==> flow/design.v <==
module fifo_sync #(
    parameter FW = 32,
    parameter DW = 32,
    parameter MD = 0,
    parameter SYNC_RD = 1,
    localparam WT_W = $clog2(FW)-1
) (
    input   wire logic          clk_i,
    input   wire logic          reset_i,
    input   wire logic          wr_en_i,
    input   wire logic [DW-1:0] wr_data_i,
    output  wire logic          full_o,
    input   wire logic          rd_i,
    output  logic      [DW-1:0] rd_data_o,
    output  wire logic          empty_o,
    output  logic               underflow_o,
    output  logic               overflow_o,
    input   wire logic [WT_W:0] threshold_i,
    output  wire logic          threshold_o
);
    reg [DW-1:0] fifo [0:FW-1];
    reg [$clog2(FW):0] read_ptr;
    reg [$clog2(FW):0] write_ptr;
    assign empty_o = (read_ptr == write_ptr);
    assign full_o = (write_ptr[$clog2(FW)] != read_ptr[$clog2(FW)]) & (read_ptr[$clog2(FW)-1:0] == write_ptr[$clog2(FW)-1:0]);
    always_ff @(posedge clk_i) begin
        if (reset_i) begin
            read_ptr <= 0;
            write_ptr <= 0;
        end
        if (~reset_i & wr_en_i & ~full_o) begin
            write_ptr <= write_ptr + 1;
        end
        if (~reset_i & rd_i & ~empty_o) begin
            read_ptr <= read_ptr + 1;
        end
    end
    always_ff @(posedge clk_i) begin
        if (~reset_i & wr_en_i & ~full_o) begin
            fifo[write_ptr[$clog2(FW)-1:0]] <= wr_data_i;
        end
        underflow_o <= empty_o & rd_i;
        overflow_o <= full_o & wr_en_i;
    end
    generate if (SYNC_RD) begin : __sfifo_if_synchronous_reads
        always_ff @(posedge clk_i) begin
            rd_data_o <= fifo[read_ptr[$clog2(FW)-1:0]];
        end
    end else begin : __sfifo_if_synchronous_reads
        assign rd_data_o = fifo[read_ptr[$clog2(FW)-1:0]];
    end endgenerate
    generate if (MD==0) begin : __sfifo_gen_lt
        assign threshold_o = (write_ptr[$clog2(FW)-1:0]-read_ptr[$clog2(FW)-1:0]) < threshold_i;
    end else if (MD==1) begin : __sfifo_gen_mt
        assign threshold_o = (write_ptr[$clog2(FW)-1:0]-read_ptr[$clog2(FW)-1:0]) > threshold_i;
    end else if (MD==3) begin : __sfifo_gen_le
        assign threshold_o = (write_ptr[$clog2(FW)-1:0]-read_ptr[$clog2(FW)-1:0]) <= threshold_i;
    end else if (MD==2) begin : __sfifo_gen_me
        assign threshold_o = (write_ptr[$clog2(FW)-1:0]-read_ptr[$clog2(FW)-1:0]) >= threshold_i;
    end endgenerate
endmodule
module tl_skdbf #(
    parameter DW   = 8,
    parameter SYNC = 0
) (
    input  wire logic          clk_i,
    input  wire logic          rst_i,
    input  wire logic          combinational_ready_i,
    output logic      [DW-1:0] cycle_data_o,
    output logic               cycle_vld_o,
    output logic               registered_ready_o,
    input  wire logic [DW-1:0] registered_data_i,
    input  wire logic          registered_vld_i
);
  reg [DW-1:0] held_data;
  reg held_vld;
  wire hold_data;
  assign hold_data = !combinational_ready_i & registered_ready_o & cycle_vld_o & registered_vld_i;
  assign registered_ready_o = !held_vld;
  always_ff @(posedge clk_i) begin
    if (rst_i) begin
      held_vld  <= '0;
      held_data <= '0;
    end else if (hold_data) begin
      held_data <= registered_data_i;
      held_vld  <= 1'b1;
    end else if (combinational_ready_i) begin
      held_vld <= '0;
    end
  end
  generate
    if (SYNC) begin : __skdbf_if_sync
      always_ff @(posedge clk_i) begin
        cycle_data_o <= held_vld ? held_data : registered_data_i;
        cycle_vld_o  <= rst_i ? 1'b0 : held_vld | registered_vld_i;
      end
    end else begin : __skdbf_if_async
      assign cycle_data_o = held_vld ? held_data : registered_data_i;
      assign cycle_vld_o  = held_vld | registered_vld_i;
    end
  endgenerate
endmodule
module uart_tx (
    input  wire        clock,
    input  wire        resetn,
    input  wire [15:0] bauddiv_i,      
    input  wire        tx_i,
    input  wire [ 7:0] tx_byte_i,
    output wire        tx_dequeue_o,
    output wire        tx_o,
    output wire        tx_busy_o
);
  reg start_q, byte_q, stop_q, cmpl_q, tx_q;
  reg [15:0] counter_q;
  reg [7:0] tx_byte_q;
  reg [2:0] byte_cnt_q;
  wire zero;
  assign zero = counter_q == 16'd0;
  assign tx_o = tx_q;
  assign tx_dequeue_o = cmpl_q;
  assign tx_busy_o = start_q | byte_q | stop_q | cmpl_q;
  always_ff @(posedge clock)
    if (!resetn || !(start_q || byte_q || stop_q) || zero || cmpl_q) counter_q <= bauddiv_i;
    else counter_q <= counter_q - 1'b1;
  always_ff @(posedge clock)
    if (!resetn || !(start_q | stop_q | byte_q | cmpl_q)) tx_q <= 1'b1;
    else if (cmpl_q) tx_q <= 1'b1;
    else if (stop_q) tx_q <= 1'b1;
    else if (byte_q) tx_q <= tx_byte_q[0];
    else if (start_q) tx_q <= 1'b0;
  always_ff @(posedge clock)
    if (!resetn || cmpl_q) start_q <= 1'b0;
    else if (!start_q) start_q <= tx_i;
  always_ff @(posedge clock)
    if (!resetn || cmpl_q) byte_q <= 1'b0;
    else if (!byte_q) byte_q <= start_q && zero;
  always_ff @(posedge clock)
    if (!resetn || cmpl_q) stop_q <= 1'b0;
    else if (!stop_q) stop_q <= byte_q && zero && (byte_cnt_q == 3'd7);
  always_ff @(posedge clock)
    if (!resetn || cmpl_q) byte_cnt_q <= 3'd0;
    else if (byte_q && zero) byte_cnt_q <= byte_cnt_q + 3'd1;
  always_ff @(posedge clock)
    if (!resetn || (tx_i && !start_q)) tx_byte_q <= tx_byte_i;
    else if (byte_q && zero) tx_byte_q <= {1'b0, tx_byte_q[7:1]};
  always_ff @(posedge clock)
    if (!resetn || cmpl_q) cmpl_q <= 1'b0;
    else if (!cmpl_q) cmpl_q <= stop_q && zero;
endmodule
module uart_rx (
    input  wire        clock,
    input  wire        resetn,
    input  wire [15:0] bauddiv_i,   
    input  wire        rx_i,
    output wire [ 7:0] rx_byte_o,
    output wire        rx_o,
    output wire        rx_busy_o
);
  (* ASYNC_REG = "TRUE" *) reg rx_q, rx_qq;
  reg sample_q, start_q, stop_q, hbit_q, cmpl_q;
  reg [15:0] counter_q;
  reg [ 7:0] rx_byte_q;
  reg [ 2:0] byte_cnt_q;
  wire rx, zero, sample_en, shift_en, last_shift;
  assign rx = !rx_qq;
  assign zero = counter_q == '0;
  assign sample_en = counter_q == {1'b0, bauddiv_i[15:1]};
  assign shift_en = zero && sample_q && start_q && !stop_q;
  assign last_shift = byte_cnt_q == 3'd7 && shift_en;
  assign rx_o = cmpl_q;
  assign rx_byte_o = rx_byte_q;
  assign rx_busy_o = sample_q | start_q | stop_q | hbit_q | cmpl_q;
  always_ff @(posedge clock)
    if (!resetn) rx_q <= 1'b1;
    else rx_q <= rx_i;
  always_ff @(posedge clock)
    if (!resetn) rx_qq <= 1'b1;
    else rx_qq <= rx_q;
  always_ff @(posedge clock)
    if ((!rx & !(sample_q | start_q)) || zero || !resetn || (sample_en & sample_q & rx & !start_q) || rx_o)
      counter_q <= bauddiv_i;
    else counter_q <= counter_q - 1'b1;
  always_ff @(posedge clock)
    if (rx_o || !resetn) sample_q <= 1'b0;
    else if (!sample_q) sample_q <= rx;
  always_ff @(posedge clock)
    if (rx_o || !resetn) start_q <= 1'b0;
    else if (!start_q) start_q <= sample_en & sample_q & rx;
  always_ff @(posedge clock)
    if (rx_o || !resetn) rx_byte_q <= 8'd0;
    else if (shift_en) rx_byte_q <= {rx_qq, rx_byte_q[7:1]};
  always_ff @(posedge clock)
    if (rx_o || !resetn) byte_cnt_q <= 3'd0;
    else if (shift_en) byte_cnt_q <= byte_cnt_q + 1'b1;
  always_ff @(posedge clock)
    if (rx_o || !resetn) stop_q <= 1'b0;
    else if (!stop_q) stop_q <= last_shift;
  always_ff @(posedge clock)
    if (rx_o || !resetn) hbit_q <= 1'b0;
    else if (stop_q && (counter_q == '0)) hbit_q <= 1'b1;
  always_ff @(posedge clock)
    if (rx_o || !resetn) cmpl_q <= 1'b0;
    else if (hbit_q && (counter_q == {1'b0, bauddiv_i[15:1]})) cmpl_q <= 1'b1;
endmodule
`default_nettype none
module TL_UART #(
    parameter [15:0] C_DEFAULT_BAUD_RATE = 16'd868,
    parameter C_DEFAULT_TX_ON = 1,
    parameter C_DEFAULT_RX_ON = 1,
    parameter C_TILELINK_ID_WIDTH = 1
) (
    input  wire                           uart_clock_i,
    input  wire                           uart_reset_i,
    input  wire [                    2:0] uart_a_opcode,
    input  wire [                    2:0] uart_a_param,
    input  wire [                    2:0] uart_a_size,
    input  wire [C_TILELINK_ID_WIDTH-1:0] uart_a_source,
    input  wire [                   11:0] uart_a_address,
    input  wire [                    3:0] uart_a_mask,
    input  wire [                   31:0] uart_a_data,
    input  wire                           uart_a_corrupt,
    input  wire                           uart_a_valid,
    output wire                           uart_a_ready,
    output wire [                    2:0] uart_d_opcode,
    output wire [                    1:0] uart_d_param,
    output wire [                    2:0] uart_d_size,
    output wire [C_TILELINK_ID_WIDTH-1:0] uart_d_source,
    output wire                           uart_d_denied,
    output wire [                   31:0] uart_d_data,
    output wire                           uart_d_corrupt,
    output wire                           uart_d_valid,
    input  wire                           uart_d_ready,
    input  wire                           UART_RX,
    output wire                           UART_TX,
    output wire                           UART_RX_IRQ,
    output wire                           UART_TX_IRQ
);
  localparam AW = 12;
  localparam IW = C_TILELINK_ID_WIDTH;
  wire          a_ready;
  wire          a_valid;
  wire [   2:0] a_opcode;
  /*verilator lint_off UNUSED*/
  wire [   2:0] a_param;
  /*verilator lint_on UNUSED*/
  wire [   2:0] a_size;
  wire [IW-1:0] a_source;
  wire [  11:0] a_address;
  wire [   3:0] a_mask;
  wire [  31:0] a_data;
  wire          a_corrupt;
  wire          d_ready;
  reg  [   2:0] d_opcode_q;
  reg  [   1:0] d_param_q;
  reg  [   2:0] d_size_q;
  reg  [IW-1:0] d_source_q;
  reg           d_denied_q;
  reg  [  15:0] d_data_q;
  reg           d_corrupt_q;
  reg           d_valid_q;
localparam [2:0] Get = 3'd4;
localparam [2:0] PutFullData = 3'd0;
localparam [2:0] PutPartialData = 3'd1;
localparam [2:0] ArithmeticData = 3'd2;
localparam [2:0] LogicalData = 3'd3;
localparam [2:0] AMOXOR = 3'd0;
localparam [2:0] AMOOR = 3'd1;
localparam [2:0] AMOAND = 3'd2;
localparam [2:0] AMOSWAP = 3'd3;
localparam [2:0] AMOMIN = 3'd0;
localparam [2:0] AMOMAX = 3'd1;
localparam [2:0] AMOMINU = 3'd2;
localparam [2:0] AMOMAXU = 3'd3;
localparam [2:0] AMOADD = 3'd4;
function automatic TL_isWriteTo(input [AW-1:0] address, input [AW-1:0] address_t);
  TL_isWriteTo = (address == address_t) && a_valid && (d_ready || !d_valid_q) && (a_opcode==PutFullData || a_opcode==PutPartialData || a_opcode==ArithmeticData || a_opcode==LogicalData);
endfunction
function automatic TL_isReadTo(input [AW-1:0] address, input [AW-1:0] address_t);
  TL_isReadTo = (address == address_t) && a_valid && (d_ready || !d_valid_q) && (a_opcode == Get || a_opcode==ArithmeticData || a_opcode==LogicalData);
endfunction
function automatic [2:0] TL_RetCode();
  TL_RetCode = (a_opcode == PutFullData || a_opcode == PutPartialData) ? 3'd0 : 3'd1;
endfunction
  assign d_ready = uart_d_ready;
  assign a_ready = d_ready || !d_valid_q;
  assign uart_d_opcode = d_opcode_q;
  assign uart_d_param = d_param_q;
  assign uart_d_size = d_size_q;
  assign uart_d_source = d_source_q;
  assign uart_d_denied = d_denied_q;
  assign uart_d_data = {16'd0, d_data_q};
  assign uart_d_corrupt = d_corrupt_q;
  assign uart_d_valid = d_valid_q;
  tl_skdbf #(
      .DW  (58 + IW),
      .SYNC(0)
  ) skdbf_inst (
      .clk_i(uart_clock_i),
      .rst_i(uart_reset_i),
      .combinational_ready_i(a_ready),
      .cycle_data_o({a_opcode, a_param, a_size, a_source, a_address, a_mask, a_data, a_corrupt}),
      .cycle_vld_o(a_valid),
      .registered_ready_o(uart_a_ready),
      .registered_data_i({
        uart_a_opcode,
        uart_a_param,
        uart_a_size,
        uart_a_source,
        uart_a_address,
        uart_a_mask,
        uart_a_data,
        uart_a_corrupt
      }),
      .registered_vld_i(uart_a_valid)
  );
  localparam [11:0] REG_UART_CTRL = 12'h000;  
  localparam [11:0] REG_UART_STATUS = 12'h004;   
  localparam [11:0] REG_UART_FIFOAX = 12'h008;   
  localparam [11:0] REG_UART_BAUDDIV = 12'h00C;   
  logic [15:0] UARTCTRL_q, UARTSTATS_q, FIFOAX_q, BAUDDIV_q, DATA_r;
  wire tx_dequeue, rx_enqueue, tx_full, tx_empty, rx_full, rx_empty, tx_underflow, tx_overflow, rx_underflow, rx_overflow, rx_threshold, tx_threshold, rx_busy, tx_busy;
  wire [7:0] rx_char, tx_char, rx_head;
  assign FIFOAX_q[7:0] = rx_empty ? 8'd0 : rx_head;
  reg
      RX_q,
      TX_q,
      RX_WATERMARK_IRQ_q,
      TX_WATERMARK_IRQ_q,
      RX_WATERMARK_IRQEN_q,
      TX_WATERMARK_IRQEN_q;
  reg [4:0] RX_WATERMARK_q, TX_WATERMARK_q;
  assign UARTCTRL_q = {
    2'd0, TX_WATERMARK_IRQEN_q, RX_WATERMARK_IRQEN_q, TX_WATERMARK_q, RX_WATERMARK_q, TX_q, RX_q
  };
  assign FIFOAX_q[15:8] = 8'd0;
  assign UARTSTATS_q = {
    8'd0,
    tx_busy,
    TX_WATERMARK_IRQ_q,
    tx_empty,
    tx_full,
    rx_busy,
    RX_WATERMARK_IRQ_q,
    rx_empty,
    rx_full
  };
  assign UART_RX_IRQ = RX_WATERMARK_IRQ_q;
  assign UART_TX_IRQ = TX_WATERMARK_IRQ_q;
  logic [15:0] w_val;
  assign w_val = a_data[15:0];
  always_ff @(posedge uart_clock_i)
    if (uart_reset_i) TX_q <= C_DEFAULT_TX_ON == 1 ? 1'b1 : 1'b0;
    else if (TL_isWriteTo(a_address, REG_UART_CTRL)) TX_q <= w_val[1];
  always_ff @(posedge uart_clock_i)
    if (uart_reset_i) RX_q <= C_DEFAULT_RX_ON == 1 ? 1'b1 : 1'b0;
    else if (TL_isWriteTo(a_address, REG_UART_CTRL)) RX_q <= w_val[0];
  always_ff @(posedge uart_clock_i)
    if (uart_reset_i) RX_WATERMARK_q <= 5'd0;
    else if (TL_isWriteTo(a_address, REG_UART_CTRL)) RX_WATERMARK_q <= w_val[6:2];
  always_ff @(posedge uart_clock_i)
    if (uart_reset_i) TX_WATERMARK_q <= 5'd0;
    else if (TL_isWriteTo(a_address, REG_UART_CTRL)) TX_WATERMARK_q <= w_val[11:7];
  always_ff @(posedge uart_clock_i)
    if (uart_reset_i) RX_WATERMARK_IRQEN_q <= 1'b0;
    else if (TL_isWriteTo(a_address, REG_UART_CTRL)) RX_WATERMARK_IRQEN_q <= w_val[12];
  always_ff @(posedge uart_clock_i)
    if (uart_reset_i) TX_WATERMARK_IRQEN_q <= 1'b0;
    else if (TL_isWriteTo(a_address, REG_UART_CTRL)) TX_WATERMARK_IRQEN_q <= w_val[13];
  always_ff @(posedge uart_clock_i)
    if (uart_reset_i) RX_WATERMARK_IRQ_q <= 1'b0;
    else if (TL_isWriteTo(a_address, REG_UART_STATUS)) RX_WATERMARK_IRQ_q <= w_val[2];
    else if (RX_WATERMARK_IRQEN_q & rx_threshold & !RX_WATERMARK_IRQ_q) RX_WATERMARK_IRQ_q <= 1'b1;
    else if (!RX_WATERMARK_IRQEN_q) RX_WATERMARK_IRQ_q <= 1'b0;
  always_ff @(posedge uart_clock_i)
    if (uart_reset_i) TX_WATERMARK_IRQ_q <= 1'b0;
    else if (TL_isWriteTo(a_address, REG_UART_STATUS)) TX_WATERMARK_IRQ_q <= w_val[6];
    else if (TX_WATERMARK_IRQEN_q & tx_threshold) TX_WATERMARK_IRQ_q <= 1'b1;
    else if (!TX_WATERMARK_IRQEN_q) TX_WATERMARK_IRQ_q <= 1'b0;
  always_ff @(posedge uart_clock_i)
    if (uart_reset_i) BAUDDIV_q <= C_DEFAULT_BAUD_RATE;
    else if (TL_isWriteTo(a_address, REG_UART_BAUDDIV)) BAUDDIV_q <= w_val[15:0];
  always_comb
    if (TL_isReadTo(a_address, REG_UART_CTRL)) DATA_r = UARTCTRL_q;
    else if (TL_isReadTo(a_address, REG_UART_STATUS)) DATA_r = UARTSTATS_q;
    else if (TL_isReadTo(a_address, REG_UART_FIFOAX)) DATA_r = FIFOAX_q;
    else if (TL_isReadTo(a_address, REG_UART_BAUDDIV)) DATA_r = BAUDDIV_q;
    else DATA_r = 16'd0;
  always_ff @(posedge uart_clock_i)
    if (uart_reset_i) begin
      d_valid_q <= 1'b0;
    end else if (a_valid && (d_ready || !d_valid_q)) begin
      d_valid_q <= 1'b1;
      d_opcode_q <= TL_RetCode();
      d_param_q <= '0;
      d_size_q <= a_size;
      d_source_q <= a_source;
      d_denied_q <= 1'b0;
      d_data_q <= DATA_r;
      d_corrupt_q <= 1'b0;
    end else if (d_ready) begin
      d_valid_q <= 1'b0;
    end
  fifo_sync #(
      .FW(32),
      .DW(8),
      .MD(1),
      .SYNC_RD(0)
  ) rx_fifo_inst (
      .clk_i(uart_clock_i),
      .reset_i(uart_reset_i),
      .wr_en_i(UARTCTRL_q[0] & rx_enqueue),
      .wr_data_i(rx_char),
      .full_o(rx_full),
      .rd_i(TL_isReadTo(a_address, REG_UART_FIFOAX)),
      .rd_data_o(rx_head),
      .empty_o(rx_empty),
      .underflow_o(rx_underflow),
      .overflow_o(rx_overflow),
      .threshold_i(UARTCTRL_q[6:2]),
      .threshold_o(rx_threshold)
  );
  fifo_sync #(
      .FW(32),
      .DW(8),
      .MD(1),
      .SYNC_RD(0)
  ) tx_fifo_inst (
      .clk_i(uart_clock_i),
      .reset_i(uart_reset_i),
      .wr_en_i(TL_isWriteTo(a_address, REG_UART_FIFOAX)),
      .wr_data_i(a_data[7:0]),
      .full_o(tx_full),
      .rd_i(tx_dequeue),
      .rd_data_o(tx_char),
      .empty_o(tx_empty),
      .underflow_o(tx_underflow),
      .overflow_o(tx_overflow),
      .threshold_i(UARTCTRL_q[11:7]),
      .threshold_o(tx_threshold)
  );
  uart_rx uart_reciever (
      .clock(uart_clock_i),
      .resetn(!uart_reset_i),
      .bauddiv_i(BAUDDIV_q),
      .rx_i(UART_RX),
      .rx_byte_o(rx_char),
      .rx_o(rx_enqueue),
      .rx_busy_o(rx_busy)
  );
  uart_tx uart_trasmitter (
      .clock(uart_clock_i),
      .resetn(!uart_reset_i),
      .bauddiv_i(BAUDDIV_q),
      .tx_i(UARTCTRL_q[1] & !tx_empty),
      .tx_byte_i(tx_char),
      .tx_dequeue_o(tx_dequeue),
      .tx_o(UART_TX),
      .tx_busy_o(tx_busy)
  );
  /*verilator lint_off UNUSED*/
  wire unused;
  assign unused = (|a_data[31:16]) | tx_underflow | rx_underflow | tx_overflow | rx_overflow | (|a_mask) | a_corrupt;
  /*verilator lint_on UNUSED*/
endmodule
Reports on TL_UART
What the tools print for TL_UART, step after step.
Line numbers count from 1 in the design file above.
Operators: Yosys type, input widths -> output width; for muxes data width and select width s.
{ "setup": {"design": "TL_UART", "clock_port": "uart_clock_i", "cell_library": "sky130hd", "corner": "tt_025C_1v80"} }

Elaborated design
Counts by Yosys on the flattened word-level netlist (proc, flatten, opt, wreduce; memories kept). Print and check cells are left out. Cells with the same type and inputs are merged into one.
Yosys's memory passes give these memory sizes; they may raise the number of words (mostly to a power of two), join words into wider ones and drop unused or constant bits.
{ "op_classes": {"n_addsub": 10, "compare": 2, "multipliers": 0, "bitwise": 39, "div": 0, "n_reduce_logical": 74, "mux": 43, "n_shift": 0, "n_eq": 18} }
{ "ops": {"columns": ["op", "count"], "rows": [
  ["$mux 59", 1],
  ["$mux 14", 4],
  ["$mux 8", 5],
  ["$sub 16x1->16 const B", 2],
  ["$logic_not 16->1", 2],
  ["$mux 16", 2],
  ["$mux 6", 5],
  ["$logic_and 1x1->1", 28],
  ["$eq 12x4->1 const B", 2],
  ["$add 6x1->6 const B", 4],
  ["$and 1x1->1", 22],
  ["$mux 1", 22],
  ["$mux 5", 4],
  ["$logic_or 1x1->1", 19],
  ["$eq 16x15->1", 1],
  ["$reduce_bool 2->1", 8],
  ["$logic_not 1->1", 12],
  ["$eq 12x3->1 const B", 1],
  ["$logic_not 12->1", 1],
  ["$eq 6x6->1", 2],
  ["$or 1x1->1", 11],
  ["$sub 5x5->5", 2],
  ["$gt 5x5->1", 2],
  ["$eq 5x5->1", 2],
  ["$eq 3x3->1 const B", 3],
  ["$not 1->1", 6],
  ["$add 3x1->3 const B", 2],
  ["$ne 3x1->1 const B", 2]
]} }
Other operator kinds: 7; their cells: 9.
{ "word_totals": {"register_bits": 206, "ram_bits": 512, "memories": 2, "output_inout_bits": 48, "clocked_rd_ports_x_width": 16, "word_cells": 227, "latchBits": 0, "romBits": 0} }
{ "memory_table": {"columns": ["name", "size", "word_bits", "read_ports", "wr", "line", "text"], "rows": [
  ["rx_fifo_inst.fifo", 32, 8, 1, 1, 21, "reg [DW-1:0] fifo [0:FW-1];"],
  ["tx_fifo_inst.fifo", 32, 8, 1, 1, 21, null]
]} }

Depth
Longest topological path by Yosys (ltp), each cell counted once; first at word level (registers and memories cut), then after technology mapping (sequential cells cut; the memories' decode and read muxes count).
{ "depth": {"ltp_word": 9, "ABC_AREA": 0, "mapped_depth": 13, "depth_no_buf": 13} }

Netlist
The flow's flattened synthesis, as Yosys stat reports it; memories are mapped. The netlist is that of the ABC_AREA named above (0 if unset); the other value can give another one.
{ "by_type": {"columns": ["cell_type", "count", "area_total_um2"], "rows": [
  ["sky130_fd_sc_hd__edfxtp_1", 565, 1.7E+04],
  ["sky130_fd_sc_hd__mux4_2", 147, 3.31E+03],
  ["sky130_fd_sc_hd__dfxtp_1", 137, 2742.63],
  ["sky130_fd_sc_hd__nor2_1", 171, 641.866],
  ["sky130_fd_sc_hd__nand2_1", 148, 555.533],
  ["sky130_fd_sc_hd__mux2i_1", 51, 510.49],
  ["sky130_fd_sc_hd__ha_1", 34, 425.408],
  ["sky130_fd_sc_hd__a21oi_1", 80, 400.384],
  ["sky130_fd_sc_hd__xnor2_1", 43, 376.611],
  ["sky130_fd_sc_hd__mux2_2", 26, 292.781],
  ["sky130_fd_sc_hd__xor2_1", 31, 271.51],
  ["sky130_fd_sc_hd__buf_4", 31, 232.723],
  ["sky130_fd_sc_hd__clkbuf_1", 43, 161.405],
  ["sky130_fd_sc_hd__inv_1", 36, 135.13],
  ["sky130_fd_sc_hd__nor2b_1", 19, 118.864],
  ["sky130_fd_sc_hd__buf_2", 22, 110.106],
  ["sky130_fd_sc_hd__nor3_1", 22, 110.106],
  ["sky130_fd_sc_hd__a22o_1", 11, 96.342]
]} }
Not listed: further types 51, cells in them 211.
{ "synth_totals": {"ff_cells": 702, "mapped_cells": 1828, "n_buf": 107, "area_um2": 29090.4, "seq_area_um2": 19708.9} }
The figures by module come from a second, unflattened synthesis with its own total; it is not the netlist above.
{ "hier_totals": {"cells_unflattened": 1966, "area_unflattened_um2": 31296.3} }
Each row is one instance without its submodules.
{ "modules": {"columns": ["mod", "n_inst", "n_cells", "mod_area_um2", "seq_area_um2"], "rows": [
  ["fifo_sync", 2, 528, 11053.1, 8187.9],
  ["tl_skdbf", 1, 327, 3380.7, 1201.2],
  ["TL_UART", 1, 275, 2663.8, 1291.2],
  ["uart_rx", 1, 170, 1747.9, 680.7],
  ["uart_tx", 1, 138, 1397.6, 720.7]
]} }

Path before layout
Source: OpenSTA report_checks on the synthesized netlist (no wires, ideal clock, input and output delay 20% of the period each), path of least setup slack; recovery checks are left aside. Register names are those of the netlist, which keeps one name where synthesis merged equal registers.
{ "synth_timing": {"kind": "input to register", "from": "input port uart_reset_i", "to": "register d_data_q[0]", "n_path_buf": 2, "setup_ns": 0.426, "t_arrival_ns": 3.511, "path_slack_ns": 4.063, "delay_ns": 2.337, "period_ns": 8.0, "driving_pins": 3, "launch_ns": 1.600, "synth_period_reached_ns": 3.937} }
"delay_ns" = arrival - input delay + setup time.
"driving_pins" counts driving pins, that of a launching flip-flop among them; a cell with two outputs on the path counts twice.
"synth_period_reached_ns" is the clock period less the worst setup slack; recovery checks do not enter. This is arithmetic on one report: input and output delays are still those of the set period (20% each).
Between the ends stands the longest chain of elaborated cells between them, by number of cells; it is not shown to be the way that was timed. Of several equally long chains one is given.
Each line given opens the expression or statement behind the cell; cells for indexed reads and writes are added by Yosys, which also makes memories of some case tables.
{ "synth_between": {"cell_sequence": "sky130_fd_sc_hd__clkbuf_1 sky130_fd_sc_hd__clkbuf_1 sky130_fd_sc_hd__nor3_1", "elab_chain_cells": 2, "cone_cells": 2, "classes_between": "logic: 1; reduce/logical: 1"} }
{ "synth_lines": {"columns": ["element", "line", "text"], "rows": [
  ["start, declared", 213, "input  wire                           uart_reset_i,"],
  ["$not 1->1", null, null],
  ["$reduce_and 2->1", null, null],
  ["end, assigned", 398, "d_data_q <= DATA_r;"],
  ["end, declared", 258, "reg  [  15:0] d_data_q;"]
]} }

Timing after layout
From the final timing report of stored run 1: the path of least setup slack in the routed layout; clock arrival at registers is part of the times.
{ "layout_timing": {"kind": "input to register", "from": "input port uart_a_address[1]", "to": "memory tx_fifo_inst.fifo[4][5]", "t_arrival_ns": 4.55, "period_ns": 7.37, "path_slack_ns": 3.04, "n_path_buf": 1, "driving_pins": 7, "launch_ns": 1.47, "setup_ns": 0.37} }
Between the ends stands the longest chain of elaborated cells between them, by number of cells; it is not shown to be the way that was timed. Of several equally long chains one is given.
The path ends at the enable pin of a flip-flop; only ways to that pin are counted.
{ "layout_between": {"cell_sequence": "sky130_fd_sc_hd__clkdlybuf4s50_1 sky130_fd_sc_hd__nor4_1 sky130_fd_sc_hd__nand4_1 sky130_fd_sc_hd__a221oi_4 sky130_fd_sc_hd__and2_1 sky130_fd_sc_hd__nand2_1 sky130_fd_sc_hd__nor2_1", "elab_chain_cells": 8, "cone_cells": 9, "classes_between": "eq/ne: 1; mux: 3; logic: 2; reduce/logical: 3"} }
{ "layout_lines": {"columns": ["element", "line", "text"], "rows": [
  ["start, declared", 218, "input  wire [                   11:0] uart_a_address,"],
  ["$mux 59", 98, "assign cycle_data_o = held_vld ? held_data : registered_data_i;"],
  ["$eq 12x4->1", 276, "TL_isWriteTo = (address == address_t) && a_valid && (d_ready || !d_valid_q) && (a_opcode==PutFullData || a_opc ..."],
  ["$logic_and 1x1->1 x3", 276, null],
  ["$and 1x1->1 x2", 39, "if (~reset_i & wr_en_i & ~full_o) begin"],
  ["$mux 5", 39, null],
  ["end, declared", 21, "reg [DW-1:0] fifo [0:FW-1];"]
]} }

==> results <==
Measured results for TL_UART: 6 stored runs of the Yosys and OpenROAD flow on sky130hd. The settings differ; the order carries no meaning. The constraints put input and output delay at 20% of the set period each and load the outputs with 0.01 pF.
"period_reached_ns" means the clock period less the worst setup slack. The figure is calculated, with input and output delays left at 20% of the set period.
"critical_path_time_ns": the worst setup path's part of the clock period (all of it between registers, 20% less for each end at a port) less its slack. A launch clock that arrives late makes it longer, a capture clock that arrives late makes it shorter.
"total_power_uw" is the tool's figure for a default switching activity; nothing was simulated.
[
  {
    "run": "stored run 1",
    "settings": { "ABC_AREA": 0, "CAP_MARGIN": 35, "CELL_PAD_IN_SITES_GLOBAL_PLACEMENT": 3, "CORE_ASPECT_RATIO": 1.47, "CORE_MARGIN": 2, "CORE_UTILIZATION": 47, "GPL_TIMING_DRIVEN": 1, "PLACE_DENSITY_LB_ADDON": 0.11, "SETUP_SLACK_MARGIN": 0.93, "TNS_END_PERCENT": 10, "period_ns": 7.37, "SLEW_MARGIN": 20 },
    "results": { "final_cell_area_um2": 32982.9, "final_setup_ws_ns": 3.039, "utilization_pct": 53.9, "critical_path_time_ns": 2.86, "critical_path_type": "input to register", "period_reached_ns": 4.331, "ys_area_um2": 29090.4, "total_power_uw": 8257, "final_setup_tns_ns": 0.000, "design.die.area_um2": 63937.3, "worst_hold_slack_ns": 0.406 }
  },
  {
    "run": "stored run 2",
    "settings": { "ABC_AREA": 0, "CAP_MARGIN": 15, "CORE_UTILIZATION": 46, "CTS_CLUSTER_DIAMETER": 120, "GPL_ROUTABILITY_DRIVEN": 0, "HOLD_SLACK_MARGIN": 0.12, "PLACE_DENSITY_LB_ADDON": 0.25, "SETUP_SLACK_MARGIN": -0.03, "SLEW_MARGIN": 15, "TNS_END_PERCENT": 10, "period_ns": 2.96, "CORE_MARGIN": 2 },
    "results": { "worst_hold_slack_ns": 0.343, "final_setup_ws_ns": 0.093, "total_power_uw": 20762, "design.die.area_um2": 65267.5, "period_reached_ns": 2.867, "critical_path_time_ns": 2.87, "critical_path_type": "register to register", "ys_area_um2": 29090.4, "final_setup_tns_ns": 0.000, "final_cell_area_um2": 34038.9, "utilization_pct": 54.2 }
  },
  {
    "run": "stored run 3",
    "settings": { "CAP_MARGIN": 35, "CORE_UTILIZATION": 30, "CTS_CLUSTER_DIAMETER": 97, "CTS_CLUSTER_SIZE": 14, "GPL_ROUTABILITY_DRIVEN": 0, "GPL_TIMING_DRIVEN": 0, "MIN_ROUTING_LAYER": "met2", "PLACE_DENSITY_LB_ADDON": 0.04, "SLEW_MARGIN": 15, "TNS_END_PERCENT": 60, "period_ns": 5.47, "CORE_MARGIN": 2 },
    "results": { "final_cell_area_um2": 33742.4, "final_setup_ws_ns": 1.380, "period_reached_ns": 4.090, "design.die.area_um2": 99474.0, "utilization_pct": 35.0, "ys_area_um2": 29090.4, "total_power_uw": 10436, "critical_path_time_ns": 3.00, "critical_path_type": "input to register", "final_setup_tns_ns": 0.000, "worst_hold_slack_ns": 0.410 }
  },
  {
    "run": "stored run 4",
    "settings": { "CORE_UTILIZATION": 64, "PLACE_DENSITY": 0.6, "period_ns": 4.73, "CAP_MARGIN": 20, "CORE_MARGIN": 2, "SLEW_MARGIN": 20 },
    "results": { "final_setup_tns_ns": 0.000, "period_reached_ns": 3.672, "total_power_uw": 13118, "final_setup_ws_ns": 1.058, "utilization_pct": 73.0, "final_cell_area_um2": 32904.1, "critical_path_time_ns": 2.73, "critical_path_type": "input to register", "design.die.area_um2": 47175.8, "worst_hold_slack_ns": 0.411, "ys_area_um2": 29090.4 }
  },
  {
    "run": "stored run 5",
    "settings": { "CORE_UTILIZATION": 40, "PLACE_DENSITY": 0.6, "period_ns": 5.22, "CAP_MARGIN": 20, "CORE_MARGIN": 2, "SLEW_MARGIN": 20 },
    "results": { "final_cell_area_um2": 33327.0, "total_power_uw": 11959, "final_setup_ws_ns": 1.509, "final_setup_tns_ns": 0.000, "worst_hold_slack_ns": 0.411, "period_reached_ns": 3.711, "utilization_pct": 46.5, "critical_path_time_ns": 2.67, "critical_path_type": "input to register", "ys_area_um2": 29090.4, "design.die.area_um2": 74898.0 }
  },
  {
    "run": "stored run 6",
    "settings": { "CAP_MARGIN": 10, "CELL_PAD_IN_SITES_DETAIL_PLACEMENT": 2, "CELL_PAD_IN_SITES_GLOBAL_PLACEMENT": 2, "CORE_ASPECT_RATIO": 1.76, "CORE_MARGIN": 5, "CORE_UTILIZATION": 65, "CTS_CLUSTER_DIAMETER": 72, "CTS_CLUSTER_SIZE": 34, "GPL_ROUTABILITY_DRIVEN": 0, "GPL_TIMING_DRIVEN": 1, "MAX_ROUTING_LAYER": "met5", "MIN_ROUTING_LAYER": "met2", "PLACE_DENSITY": 0.6, "TNS_END_PERCENT": 40, "period_ns": 4.09, "SLEW_MARGIN": 20 },
    "outcome": "no results, placement failed with a tool error"
  }
]
